==> flow/design.v <==
`timescale 1ns / 1ps
module receiver #(parameter clks_per_bit = 50)(
  input clk,
  input rst_n,
  input din,
  output reg [7:0] dout,
  output reg valid
    );
  reg [3:0] state;
  reg [13:0] counter1;
  reg [3:0] counter2;
  parameter IDLE = 3'b000;
  parameter START_BIT = 3'b001;
  parameter DATA_BIT = 3'b010;
  parameter STOP_BIT = 3'b011;
  always @(posedge clk) begin
  if(!rst_n) begin
    dout <= 0;
    valid <= 0;
    state <= 0;
    counter1 <= 0;
    counter2 <= 0;
  end
  else
  case(state)
  IDLE: begin
    counter1 <= 0;
    counter2 <= 0;
    valid <= 1'b0;
    if(din == 1'b0) begin
      state <= START_BIT;
    end
    else begin
      state <= IDLE;
    end  
  end
  START_BIT: begin
    if(counter1 < clks_per_bit/2) begin
      counter1 <= counter1+1;
      state <= START_BIT; 
    end
    else begin
      counter1 <= 0;
      state <= DATA_BIT;
    end
  end
  DATA_BIT: begin
    if(counter1 <= clks_per_bit)begin
      counter1 <= counter1+1;
      state <= DATA_BIT;
    end
    else begin
      counter1 <= 0;
      if(counter2 <= 4'b0111)begin
        dout[counter2] <= din;
        counter2 <= counter2+1;
      end
      else begin
        counter2 <= 0;
        state <= STOP_BIT;
      end
    end
  end
  STOP_BIT: begin
  if (din == 1'b1) begin
    if(counter1 <= clks_per_bit)begin
      valid <= 1'b0;
      counter1 <= counter1+1;
      state <= STOP_BIT;
    end
    else begin
      valid <= 1'b1;
      state <= IDLE;
    end
  end
  else begin
    state <= STOP_BIT;
  end
 end 
  endcase
  end  
endmodule
`timescale 1ns / 1ps
module transmitter #(parameter clks_per_bit = 50)(
  input clk,
  input rst_n,
  input valid,
  input [7:0] din,
  output reg dout,
  output reg done,
  output reg tx_busy,
  output reg valid_test
    );
  reg [3:0] state;
  reg [13:0] counter1;
  reg [3:0] counter2;
  reg [7:0] r_din;
  parameter IDLE = 3'b000;
  parameter START_BIT = 3'b001;
  parameter DATA_BIT = 3'b010;
  parameter STOP_BIT = 3'b011;
  always @(posedge clk) begin
    if(!rst_n) begin
      dout <= 0;
      done <= 0;
      tx_busy <= 0;
      valid_test <= 0;
      state <= 0;
      counter1 <= 0;
      counter2 <= 0;
      r_din <= 0;
    end
    else
    case (state)
    IDLE: begin
      counter2 <= 0;
      dout <= 1'b1;
      counter1 <= 0;
      done <= 0;
      valid_test = 0;
        if(valid) begin 
          state <= START_BIT;
          r_din <= din;
          tx_busy <= 1;
        end
        else begin
          state <= IDLE;
        end 
    end   
    START_BIT: begin
      if(counter1 <= clks_per_bit-1) begin
        counter1 <= counter1 + 1;
        state <= START_BIT;
      end
      else begin
        dout <= 1'b0;
        counter1 <= 0;
        state <= DATA_BIT;
      end
    end
    DATA_BIT: begin
      if(counter1 <= clks_per_bit-1) begin
        counter1 <= counter1 + 1;
        state <= DATA_BIT; 
      end 
      else begin
        counter1 <= 0;
        if(counter2 <= 4'b0111) begin
            dout <= r_din[counter2];
            counter2 <= counter2 + 1;
            state <= DATA_BIT;
          end 
          else begin
            counter2 <= 0;
            state <= STOP_BIT;
          end
      end        
    end    
    STOP_BIT: begin
      if(counter1 <= clks_per_bit-1) begin
        dout <= 1'b1;
        counter1 <= counter1 + 1;
        done <= 1'b0; 
        state <= STOP_BIT;
      end
      else begin
        counter1 <= 0;
        done <= 1'b1; 
        state <= IDLE;
        tx_busy <= 0;
      end
    end
    endcase  
  end  
endmodule
`timescale 1ns / 1ps
module connection_receiver_master(
  input clk,
  input rst_n,
  input valid_tx,
  input [7:0] dout,
  input pready,
  output reg [1:0] pselx_m,
  output reg [31:0] pwdata_m,
  output reg [31:0] paddr_m,
  output reg pwrite_m,
  output reg valid
    );
  reg [2:0] state;
  reg [2:0] count1;
  reg [2:0] count2;
  parameter IDLE = 3'b000;
  parameter SEL = 3'b001;
  parameter WR_EN = 3'b010;
  parameter DATA = 3'b011;
  parameter ADDR = 3'b100;
  parameter WAIT = 3'b101;
always @(posedge clk) begin
if(!rst_n) begin
  pselx_m <= 0;
  pwdata_m <= 0;
  paddr_m <= 0;
  pwrite_m <= 0;
  valid <= 0;
  state <= 0;
  count1 <= 0;
  count2 <= 0;
end
else
case(state)
IDLE: begin
  pselx_m <= 0;
  pwdata_m <= 0;
  paddr_m <= 0;
  pwrite_m <= 0;
  valid <= 0;
  count1 <= 0;
  count2 <= 0; 
  state <= SEL;           
end
SEL: begin
  if(valid_tx == 1'b1) begin
    pselx_m <= dout[1:0];
    state <= WR_EN;
  end
  else
    state <= SEL;
end
WR_EN: begin
  if(valid_tx == 1'b1)begin
    pwrite_m <= dout[0];
    state <= DATA; 
  end
  else
    state <= WR_EN;  
end
DATA: begin
  if(valid_tx == 1'b1) begin 
    if(count1 < 3)begin
      pwdata_m[32-(count1*8)-1 -:8] <= dout;
      count1 <= count1+1;
      state <= DATA;  
    end else begin
      pwdata_m[32-(count1*8)-1 -:8] <= dout;
      count1 <= 0;
      state <= ADDR;  
    end
  end
end
ADDR: begin
  if(valid_tx == 1'b1) begin
    if(count2 < 3)begin
      paddr_m[32-(count2*8)-1 -:8] <= dout;
      count2 <= count2+1; 
      state <= ADDR;
      valid <= 1'b0;
    end else begin
      paddr_m[32-(count2*8)-1 -:8] <= dout;
      count2 <= 0;
      valid <= 1'b1;
      state <= WAIT;      
    end
  end 
 end
WAIT: begin
    valid <= 0;
    if(pready) begin
      state <= IDLE;
    end
end 
endcase
end   
endmodule
`timescale 1ns / 1ps
module apb_master(
  input pclk,
  input prst_n,
  input pwrite_m,
  input [31:0] pwdata_m,
  input [31:0] paddr_m,
  input [1:0] pselx_m,
  input pready,  
  input valid,
  output pwrite_s,
  output [1:0] pselx_s,
  output reg penable,
  output [31:0] paddr_s,
  output [31:0] pwdata_s
    );
  reg [31:0] paddr_reg;
  reg pwrite_reg;
  reg [31:0] pwdata_reg;
  reg [1:0] pselx_reg;
  parameter IDLE = 2'b00;
  parameter SETUP = 2'b01;
  parameter ACCESS = 2'b10;
  reg [1:0] state;
always @(posedge pclk) begin
if(!prst_n) begin
  paddr_reg <= 0;
  pwrite_reg <= 0;
  pwdata_reg <= 0;
  pselx_reg <= 0;
  penable <= 0;
  state <= IDLE;
end
else
case(state)
IDLE: begin
  pselx_reg <= 0;
  penable <= 0;
    if(valid)begin
      state <= SETUP;
    end
    else
    state <= IDLE;
end
SETUP: begin
  pselx_reg <= pselx_m;
  penable <= 1'b0;
  state <= ACCESS;
end
ACCESS: begin
    penable <= 1'b1;
    if(pwrite_m == 1) begin   
      paddr_reg <= paddr_m;
      pwrite_reg <= pwrite_m;
      pwdata_reg <= pwdata_m;
    end
    if(pready) begin
     state <= IDLE;
     penable <= 1'b0;
    end
    else begin
      state <= ACCESS;
    end
end
endcase
end
  assign paddr_s = paddr_reg;
  assign pwrite_s = pwrite_reg;
  assign pwdata_s = pwdata_reg;
  assign pselx_s = pselx_reg;
endmodule
module demux_slave(
  input clk,
  input [1:0] sel,
  input [31:0] data,
  input [31:0] addr,
  output [65:0] psel_s1,
  output [65:0] psel_s2
);
assign psel_s1 = (sel == 2'b10)? {data, sel, addr} : 66'd0;
assign psel_s2 = (sel == 2'b01)? {data, sel, addr} : 66'd0;
endmodule
module mux_pready(
  input clk,
  input rst_n,
  input [1:0] sel,
  input pready_mas1,
  input pready_mas2,
  output reg pready
  );
  always @(posedge clk) begin
    if (!rst_n)
        pready <= 0;
    else if (sel == 2'b10)
        pready <= pready_mas1;
    else
        pready <= pready_mas2;
  end
  endmodule
module slave(
input penable,
input [31:0] pwdata_in,
input clk,
input rst_n,
input [1:0] psel,
input pready_tr_in,
input pwrite,
input [31:0] addr,
output reg [31:0] pwdata_out,
output reg valid_fsm,
output reg pready_out,
output reg [31:0] addr_out
);
reg [1:0] state;
  parameter IDLE = 2'b00;
  parameter NEXT = 2'b01;
  parameter WAIT_FOR_COMPLETION = 2'b10;
  parameter CLEANUP = 2'b11;
always @(posedge clk) begin
  if(!rst_n) begin
    pwdata_out <= 0;
    valid_fsm <= 0;
    pready_out <= 0;
    addr_out <= 0;
    state <= IDLE;
  end
  else
  case (state) 
  IDLE: begin
    pwdata_out <= 0;
    valid_fsm <= 0;
    pready_out <= 0;
    addr_out <= 0; 
      if(penable == 1'b1) begin
        state <= NEXT;
      end
   end   
  NEXT: begin   
          if(pwrite == 1'b1) begin
            pwdata_out <= pwdata_in;
            addr_out <= addr;
            valid_fsm <= 1'b1;
            pready_out <= 1'b1;  
            state <= WAIT_FOR_COMPLETION;
          end  
  end
  WAIT_FOR_COMPLETION: begin
        if (pready_out)
          state <= CLEANUP;  
  end
  CLEANUP: begin
     valid_fsm <= 1'b0;
     pready_out <= 0;
     state <= IDLE;
  end
  endcase
end    
endmodule
module connection_slave2_transmitter(
  input [31:0] data_in_s,
  input clk,
  input rst_n,
  input valid_fsm_s,
  input done,
  input tx_busy,
  input [31:0] addr_s,
  output reg valid,
  output reg [7:0] data_out,
  output reg pready_slave,
  output reg [31:0] addr_out
    );
   reg [3:0] counter;
   reg [1:0] state;
    always @(posedge clk) begin
      if(!rst_n) begin
        valid <= 0;
        data_out <= 0;
        pready_slave <= 0;
        addr_out <= 0;
        counter <= 0;
        state <= 0;
      end
      else
      case(state)
        0: begin
          valid <= 1'b0;
          pready_slave <= 1'b0;
          if(valid_fsm_s) begin
            state <= 1;
          end
          else begin
            state <= 0;
          end
        end
        1: begin
          addr_out <= addr_s;
          if(counter < 3) begin
            data_out <= data_in_s[32-(counter*8)-1 -:8];
            counter <= counter+1; 
            valid <= 1'b1;
            state <= 2;
          end
          else begin
            data_out <= data_in_s[32-(counter*8)-1 -:8];
            counter <= 0; 
            state <= 0;
          end
        end
        2: begin
          valid <= 1'b0;
          if(done) begin
            pready_slave <= 1'b1;
            state <= 1;
          end
          else begin
            state <= 2;
            pready_slave <= 1'b0;
          end
        end
       endcase      
    end
endmodule
`timescale 1ns / 1ps
module top(
  input clk,
  input rst_n,
  input din_rx,
  output dout_tx_s1,
  output dout_tx_s2,
  output [31:0] addr_tx_s1,
  output [31:0] addr_tx_s2
    );
  wire [7:0] dout_rx;
  wire valid_rx;
  wire [1:0] sel;
  wire [31:0] data;
  wire [31:0] addr_rx;
  wire en;
  wire valid_master;
  wire penable;
  wire pwrite_slave;
  wire pready_fsm;
  wire [1:0] psel_slave;
  wire pready_master;
  wire valid_slave;
  wire [31:0] addr_slave;
  wire test_valid;
  wire [31:0] din_tx;
  wire [31:0] data_fsm1;
  wire [31:0] data_fsm2;
  wire valid_fsm_s1;
  wire valid_fsm_s2;
  wire valid_tx;
  wire [7:0] data_tx;
  wire dout_tx_in;
  wire done;
  wire [31:0] addr_fsm1;
  wire [31:0] addr_fsm2;
  wire tx_busy;
  wire [65:0] psel_slave1;
  wire [65:0] psel_slave2;
  wire valid_tx2;
  wire [7:0] data_tx2;
  wire done2;
  wire tx_busy2;
  wire pready_fsm2;
  wire pready_fsm1;
  wire pready_fsm_mas;
  receiver dut0(
  .clk(clk),
  .rst_n(rst_n),
  .din(din_rx),
  .dout(dout_rx),
  .valid(valid_rx)
  );
  connection_receiver_master dut1(
  .clk(clk),
  .rst_n(rst_n),
  .valid_tx(valid_rx),
  .dout(dout_rx),
  .pselx_m(sel),
  .pwdata_m(data),
  .paddr_m(addr_rx),
  .pwrite_m(en),
  .pready(pready_fsm_mas),
  .valid(valid_master)
  );
  apb_master dut2(
  .pclk(clk),
  .prst_n(rst_n),
  .pwrite_m(en),
  .pwdata_m(data),
  .paddr_m(addr_rx),
  .pselx_m(sel),
  .pready(pready_fsm_mas),
  .valid(valid_master),
  .pwrite_s(pwrite_slave),
  .pselx_s(psel_slave),
  .penable(penable),
  .paddr_s(addr_slave),
  .pwdata_s(din_tx)
  );
  demux_slave dut3(
  .clk(clk),
  .sel(psel_slave),
  .data(din_tx),
  .addr(addr_slave),
  .psel_s1(psel_slave1),
  .psel_s2(psel_slave2)
  );
  mux_pready dut4(
  .clk(clk),
  .rst_n(rst_n),
  .sel(psel_slave),
  .pready(pready_fsm_mas),
  .pready_mas1(pready_fsm1),
  .pready_mas2(pready_fsm2)
  );
  slave dut5 (
  .penable(penable),
  .pwdata_in(psel_slave1[65:34]),
  .clk(clk),
  .rst_n(rst_n),
  .addr(psel_slave1[31:0]),
  .psel(psel_slave1[33:32]),
  .pready_tr_in(),
  .pwdata_out(data_fsm1),
  .valid_fsm(valid_fsm_s1),
  .pready_out(),
  .pwrite(pwrite_slave),
  .addr_out(addr_fsm1)
  );
  slave dut6 (
  .penable(penable),
  .pwdata_in(psel_slave2[65:34]),
  .clk(clk),
  .rst_n(rst_n),
  .addr(psel_slave2[31:0]),
  .psel(psel_slave2[33:32]),
  .pready_tr_in(),
  .pwdata_out(data_fsm2),
  .valid_fsm(valid_fsm_s2),
  .pready_out(),
  .pwrite(pwrite_slave),
  .addr_out(addr_fsm2)
  );
  connection_slave2_transmitter dut7(
  .data_in_s(data_fsm1),
  .clk(clk),
  .rst_n(rst_n),
  .addr_s(addr_fsm1),
  .valid_fsm_s(valid_fsm_s1),
  .valid(valid_tx),
  .data_out(data_tx),
  .done(done),
  .addr_out(addr_tx_s1),
  .tx_busy(tx_busy),
  .pready_slave(pready_fsm1)
    );
  connection_slave2_transmitter dut8(
  .data_in_s(data_fsm2),
  .clk(clk),
  .rst_n(rst_n),
  .addr_s(addr_fsm2),
  .valid_fsm_s(valid_fsm_s2),
  .valid(valid_tx2),
  .data_out(data_tx2),
  .done(done2),
  .addr_out(addr_tx_s2),
  .tx_busy(tx_busy2),
  .pready_slave(pready_fsm2)
    );    
  transmitter dut9(
  .clk(clk),
  .rst_n(rst_n),
  .valid(valid_tx),
  .din(data_tx),
  .dout(dout_tx_s1),
  .valid_test(),
  .tx_busy(tx_busy),
  .done(done)
  );
  transmitter dut10(
  .clk(clk),
  .rst_n(rst_n),
  .valid(valid_tx2),
  .din(data_tx2),
  .dout(dout_tx_s2),
  .valid_test(),
  .tx_busy(tx_busy2),
  .done(done2)
  );
endmodule
# Step by step through the tools: top
# Tool output for the design above, in the order of the flow.
# Lines are those of the file above, counted from 1.
# Cell names lack the library's common part.
# The mark - stands for no value.
[design] top_module="top" clock="clk" lib="sky130hd" corner="tt_025C_1v80"

# Word level
# Source: Yosys, flattened and elaborated, memories not mapped. Widths are those after wreduce. Registers that Yosys merges into a memory's read port (data or address) are not register bits. Print and check cells do not count.
[op_classes] addsub=29 cmp=11 equal=53 shifts=10 muxes=123 logic=10 n_reduce_logical=73
[op_table] cell="32-bit case mux with 2-bit select" count=6
[op_table] cell="32-bit 2-to-1 mux" count=6
[op_table] cell="66-bit 2-to-1 mux" count=2
[op_table] cell="32-bit by 1-bit adder with 32-bit output (second input constant)" count=4
[op_table] cell="32-bit by 1-bit subtractor with 32-bit output (second input constant)" count=4
[op_table] cell="32-bit by 4-bit subtractor with 32-bit output (second input constant)" count=4
[op_table] cell="14-bit 2-to-1 mux" count=6
[op_table] cell="32-bit negation with 33-bit output" count=2
[op_table] cell="8-bit by 33-bit variable shift with 32-bit output" count=2
[op_table] cell="8-bit by 33-bit variable shift with 32-bit output (first input constant)" count=2
[op_table] cell="32-bit AND" count=2
[op_table] cell="32-bit OR" count=2
[op_table] cell="32-bit by 32-bit indexed select with 8-bit output" count=2
[op_table] cell="32-bit inverter" count=2
[op_table] cell="14-bit case mux with 4-bit select" count=1
[op_table] cell="14-bit case mux with 2-bit select" count=2
[op_table] cell="4-bit 2-to-1 mux" count=13
[op_table] cell="4-bit case mux with 4-bit select" count=3
[op_table] cell="14-bit by 1-bit adder with 14-bit output (second input constant)" count=3
[op_table] cell="14-bit by 6-bit <= comparator with 1-bit output (second input constant)" count=3
[op_table] cell="2-bit nonzero test" count=21
[op_table] cell="2-bit AND reduction" count=19
[op_table] cell="2-bit 2-to-1 mux" count=17
[op_table] cell="1-bit 2-to-1 mux" count=32
[op_table] cell="2-bit inequality test (second input constant)" count=14
[op_table] cell="4-bit by 2-bit equality test with 1-bit output (second input constant)" count=6
[op_table] cell="1-bit case mux with 2-bit select" count=12
[op_table] cell="4-bit case mux with 2-bit select" count=3
# Other operator kinds: 42; their cells: 114.
[bits] reg_bits=473 in_bits=3 out_inout_bits=66 word_cells=361

# Logic depth
# Depth = most cells in a row (Yosys ltp): at word level without a register or memory, in the mapped netlist without a sequential cell, where the memories' decode and read muxes count.
[logic_depth] word_depth=11 ABC_AREA=0 mapped_depth=14 ltp_nobuf=12

# Mapped cells and area
# The flow's flattened synthesis, as Yosys stat reports it; memories are mapped. The netlist is that of the ABC_AREA named above (0 if unset); the other value can give another one.
[mapped] cells=1982 yosys_area_um2=18462.7 seqArea_um2=9669.3 ff_cells=483 n_buf=129
[by_type] type="dfxtp_1" count=483 type_area_um2=9.67E+03
[by_type] type="nor2_1" count=307 type_area_um2=1.15E+03
[by_type] type="a22oi_1" count=147 type_area_um2=1.1E+03
[by_type] type="nand2_1" count=241 type_area_um2=904.618
[by_type] type="mux2i_1" count=73 type_area_um2=730.701
[by_type] type="a21oi_1" count=134 type_area_um2=670.643
[by_type] type="mux4_2" count=20 type_area_um2=450.432
[by_type] type="ha_1" count=34 type_area_um2=425.408
[by_type] type="a22o_1" count=48 type_area_um2=420.403
[by_type] type="clkbuf_1" count=109 type_area_um2=409.142
[by_type] type="nand3_1" count=44 type_area_um2=220.211
[by_type] type="and3_1" count=35 type_area_um2=218.96
[by_type] type="inv_1" count=47 type_area_um2=176.419
[by_type] type="o21ai_0" count=31 type_area_um2=155.149
[by_type] type="nor3_1" count=21 type_area_um2=105.101
[by_type] type="nand2b_1" count=13 type_area_um2=81.328
[by_type] type="nor2b_1" count=13 type_area_um2=81.328
[by_type] type="a22o_2" count=8 type_area_um2=80.077
# Other cell types: 52; their cells: 174.
# By module: a second synthesis without flattening, with its own total; a netlist apart from the flattened one above.
[unflattened] cells_unflattened=2533 area_unflattened_um2=22786.9
# Rows give one instance, submodules left out.
[by_module] mod="slave" instances=2 n_cells=305 area_um2=2517.4 mod_seq_area_um2=1381.3
[by_module] mod="connection_receiver_master" instances=1 n_cells=503 area_um2=4465.5 mod_seq_area_um2=1601.5
[by_module] mod="connection_slave2_transmitter" instances=2 n_cells=199 area_um2=2080.7 mod_seq_area_um2=980.9
[by_module] mod="apb_master" instances=1 n_cells=315 area_um2=3108.0 mod_seq_area_um2=1421.4
[by_module] mod="transmitter" instances=2 n_cells=172 area_um2=1471.4 mod_seq_area_um2=660.6
[by_module] mod="receiver" instances=1 n_cells=197 area_um2=1732.9 mod_seq_area_um2=620.6
[by_module] mod="demux_slave" instances=1 n_cells=161 area_um2=1290.0 mod_seq_area_um2=0.0
[by_module] mod="mux_pready" instances=1 n_cells=5 area_um2=51.3 mod_seq_area_um2=20.0
[by_module] mod="top" instances=1 n_cells=0 area_um2=0.0 mod_seq_area_um2=0.0

# Path before layout
# Path of least setup slack by OpenSTA after synthesis, without wires, with an ideal clock, recovery checks aside; 20% of the period is set as input and as output delay. Where synthesis merged equal registers, the netlist keeps one of their names.
[synth_path] kind="flip-flop to flip-flop" startpoint="reg dut1.count1[0]" endpoint="reg dut1.pwdata_m[16]" clock_period_ns=5.0 setup_ns=0.060 t_first_pin_ns=0.000 arrival_time_ns=3.344 required_ns=4.940 path_slack_ns=1.597 delay_ns=3.404 path_stages=13 n_path_buf=1 synth_period_reached_ns=3.403
# "delay_ns" is the arrival time less input delay plus setup time.
# "path_stages" counts driving pins, that of a launching flip-flop among them; a cell with two outputs on the path counts twice.
# "synth_period_reached_ns" = period - worst setup slack (recovery checks aside). The figure is calculated, with input and output delays left at 20% of the set period.
# Between the ends stands the longest chain of elaborated cells between them, by number of cells; it is not shown to be the way that was timed. Of several equally long chains one is given.
# A line is the first line of the expression or statement that the cell stems from. Yosys adds cells for indexed reads and writes and turns some case tables into memories.
# At most two assigning lines are given for a register; there are more.
# Where a signal picks the word or bit written, the line may be left out of the assigning lines.
[synth_between] path_cell_list="dfxtp_1 buf_4 inv_1 ha_1 nor2_1 nand2b_1 ha_1 or3b_1 a2111oi_2 and4b_1 or4b_4 nor2_8 a22o_2" elab_chain_cells=11 cone_cells=12 classes_between="add/sub: 5; shift: 2; mux: 2; logic: 3"
[synth_lines] item="from (decl)" line_no=190 rtl="reg [2:0] count1;"
[synth_lines] item="from (assign)" line_no=206 rtl="count1 <= 0;"
[synth_lines] item="from (assign)" line_no=241 rtl="count1 <= count1+1;"
[synth_lines] item="6-bit by 6-bit subtractor with 7-bit output" line_no=240 rtl="pwdata_m[32-(count1*8)-1 -:8] <= dout;"
[synth_lines] item="32-bit by 1-bit subtractor with 32-bit output" line_no=240
[synth_lines] item="32-bit by 1-bit adder with 32-bit output" line_no=240
[synth_lines] item="32-bit by 4-bit subtractor with 32-bit output" line_no=240
[synth_lines] item="32-bit negation with 33-bit output" line_no=240
[synth_lines] item="8-bit by 33-bit variable shift with 32-bit output" line_no=240
[synth_lines] item="32-bit inverter" line_no=240
[synth_lines] item="32-bit AND" line_no=240
[synth_lines] item="32-bit OR" line_no=240
[synth_lines] item="32-bit 2-to-1 mux" line_no=238 rtl="if(valid_tx == 1'b1) begin"
[synth_lines] item="32-bit case mux with 2-bit select" line_no=210 rtl="case(state)"
[synth_lines] item="to (assign)" line_no=201 rtl="pwdata_m <= 0;"
[synth_lines] item="to (assign)" line_no=213 rtl="pwdata_m <= 0;"
[synth_lines] item="to (decl)" line_no=184 rtl="output reg [31:0] pwdata_m,"

# Worst path after layout
# Path of least setup slack in the final report of stored run 2 (OpenROAD, finished layout, wires in). Where an end is a register, its clock arrival counts in the times.
[layout_path] kind="flip-flop to flip-flop" startpoint="reg dut1.count2[0]" endpoint="reg dut1.paddr_m[20]" clock_period_ns=5.0 setup_ns=0.11 t_first_pin_ns=0.59 arrival_time_ns=4.36 required_ns=5.48 path_slack_ns=1.12 path_stages=13 n_path_buf=2
# Between the ends stands the longest chain of elaborated cells between them, by number of cells; it is not shown to be the way that was timed. Of several equally long chains one is given.
# At most two assigning lines are given for a register; there are more.
# Where a signal picks the word or bit written, the line may be left out of the assigning lines.
[layout_between] path_cell_list="dfxtp_1 clkbuf_1 inv_1 ha_1 clkbuf_2 xnor2_1 nand2_1 ha_1 nand3b_1 nand3_1 o2111ai_1 o311a_1 a22o_1" elab_chain_cells=11 cone_cells=12 classes_between="add/sub: 5; shift: 2; mux: 2; logic: 3"
[layout_lines] item="from (decl)" line_no=191 rtl="reg [2:0] count2;"
[layout_lines] item="from (assign)" line_no=207 rtl="count2 <= 0;"
[layout_lines] item="from (assign)" line_no=254 rtl="count2 <= count2+1;"
[layout_lines] item="6-bit by 6-bit subtractor with 7-bit output" line_no=253 rtl="paddr_m[32-(count2*8)-1 -:8] <= dout;"
[layout_lines] item="32-bit by 1-bit subtractor with 32-bit output" line_no=253
[layout_lines] item="32-bit by 1-bit adder with 32-bit output" line_no=253
[layout_lines] item="32-bit by 4-bit subtractor with 32-bit output" line_no=253
[layout_lines] item="32-bit negation with 33-bit output" line_no=253
[layout_lines] item="8-bit by 33-bit variable shift with 32-bit output" line_no=253
[layout_lines] item="32-bit inverter" line_no=253
[layout_lines] item="32-bit AND" line_no=253
[layout_lines] item="32-bit OR" line_no=253
[layout_lines] item="32-bit 2-to-1 mux" line_no=251 rtl="if(valid_tx == 1'b1) begin"
[layout_lines] item="32-bit case mux with 2-bit select" line_no=210 rtl="case(state)"
[layout_lines] item="to (assign)" line_no=202 rtl="paddr_m <= 0;"
[layout_lines] item="to (assign)" line_no=214 rtl="paddr_m <= 0;"
[layout_lines] item="to (decl)" line_no=185 rtl="output reg [31:0] paddr_m,"

# Flow runs of top

Settings and measured results of 5 stored flow runs for module top (sky130hd), not sorted in any way. The constraints put input and output delay at 20% of the set period each and load the outputs with 0.01 pF.
"achieved clock period" means the clock period less the worst setup slack. The figure is calculated, with input and output delays left at 20% of the set period.
"worst setup path time" means the part of the period allowed to the worst setup path (the constraints hold back 20% at inputs and 20% at outputs) less its slack; where the path has registers, the arrival times of their clocks count too.
"power" rests on the timing tool's default activity at the inputs, not on a simulated workload.
[stored run 1] settings: ABC_AREA=0, CELL_PAD_IN_SITES_DETAIL_PLACEMENT=2, CELL_PAD_IN_SITES_GLOBAL_PLACEMENT=3, CORE_ASPECT_RATIO=1.6, CORE_MARGIN=3, CORE_UTILIZATION=51, CTS_CLUSTER_DIAMETER=321, CTS_CLUSTER_SIZE=46, MAX_ROUTING_LAYER=met4, PLACE_DENSITY_LB_ADDON=0.12, SETUP_SLACK_MARGIN=-0.16, SLEW_MARGIN=20, period_ns=2.55, CAP_MARGIN=20
[stored run 1] result: did not finish, placement stopped with FLW-0024
[stored run 2] settings: ABC_AREA=0, CAP_MARGIN=5, CELL_PAD_IN_SITES_GLOBAL_PLACEMENT=1, CTS_CLUSTER_SIZE=36, GPL_ROUTABILITY_DRIVEN=1, GPL_TIMING_DRIVEN=0, MIN_ROUTING_LAYER=met1, PLACE_DENSITY=0.93, period_ns=5.0, CORE_MARGIN=2, CORE_UTILIZATION=40, SLEW_MARGIN=20
[stored run 2] result: chip area after synthesis (Yosys) 18462.7 um^2, die area 47890.9 um^2, utilization 0.474, worst setup slack after layout 1.121 ns, total negative slack 0.000 ns, worst hold slack 0.448 ns, power 7.664 mW, achieved clock period 3.879 ns, worst setup path time 3.88 ns, worst setup path kind flip-flop to flip-flop
[stored run 3] settings: CAP_MARGIN=35, CELL_PAD_IN_SITES_GLOBAL_PLACEMENT=0, CORE_MARGIN=9, CORE_UTILIZATION=21, CTS_CLUSTER_DIAMETER=223, CTS_CLUSTER_SIZE=64, PLACE_DENSITY_LB_ADDON=0.1, SLEW_MARGIN=5, TNS_END_PERCENT=20, period_ns=6.55
[stored run 3] result: chip area after synthesis (Yosys) 18462.7 um^2, die area 98916.5 um^2, utilization 0.237, worst setup slack after layout 2.499 ns, total negative slack 0.000 ns, worst hold slack 0.438 ns, power 4.252 mW, achieved clock period 4.051 ns, worst setup path time 4.05 ns, worst setup path kind flip-flop to flip-flop
[stored run 4] settings: CORE_ASPECT_RATIO=0.56, CORE_UTILIZATION=26, MIN_ROUTING_LAYER=met1, SETUP_SLACK_MARGIN=1.02, period_ns=4.89, CAP_MARGIN=20, CORE_MARGIN=2, SLEW_MARGIN=20
[stored run 4] result: chip area after synthesis (Yosys) 18462.7 um^2, die area 73248.7 um^2, utilization 0.304, worst setup slack after layout 1.177 ns, total negative slack 0.000 ns, worst hold slack 0.450 ns, power 7.524 mW, achieved clock period 3.713 ns, worst setup path time 3.71 ns, worst setup path kind flip-flop to flip-flop
[stored run 5] settings: ABC_AREA=0, CAP_MARGIN=5, CELL_PAD_IN_SITES_GLOBAL_PLACEMENT=1, CORE_MARGIN=3, CTS_CLUSTER_SIZE=36, GPL_ROUTABILITY_DRIVEN=1, GPL_TIMING_DRIVEN=0, MIN_ROUTING_LAYER=met1, PLACE_DENSITY=0.93, SETUP_SLACK_MARGIN=1.21, TNS_END_PERCENT=85, period_ns=5.0, CORE_UTILIZATION=40, SLEW_MARGIN=20
[stored run 5] result: chip area after synthesis (Yosys) 18462.7 um^2, die area 48770.3 um^2, utilization 0.477, worst setup slack after layout 1.402 ns, total negative slack 0.000 ns, worst hold slack 0.451 ns, power 7.750 mW, achieved clock period 3.598 ns, worst setup path time 3.60 ns, worst setup path kind flip-flop to flip-flop
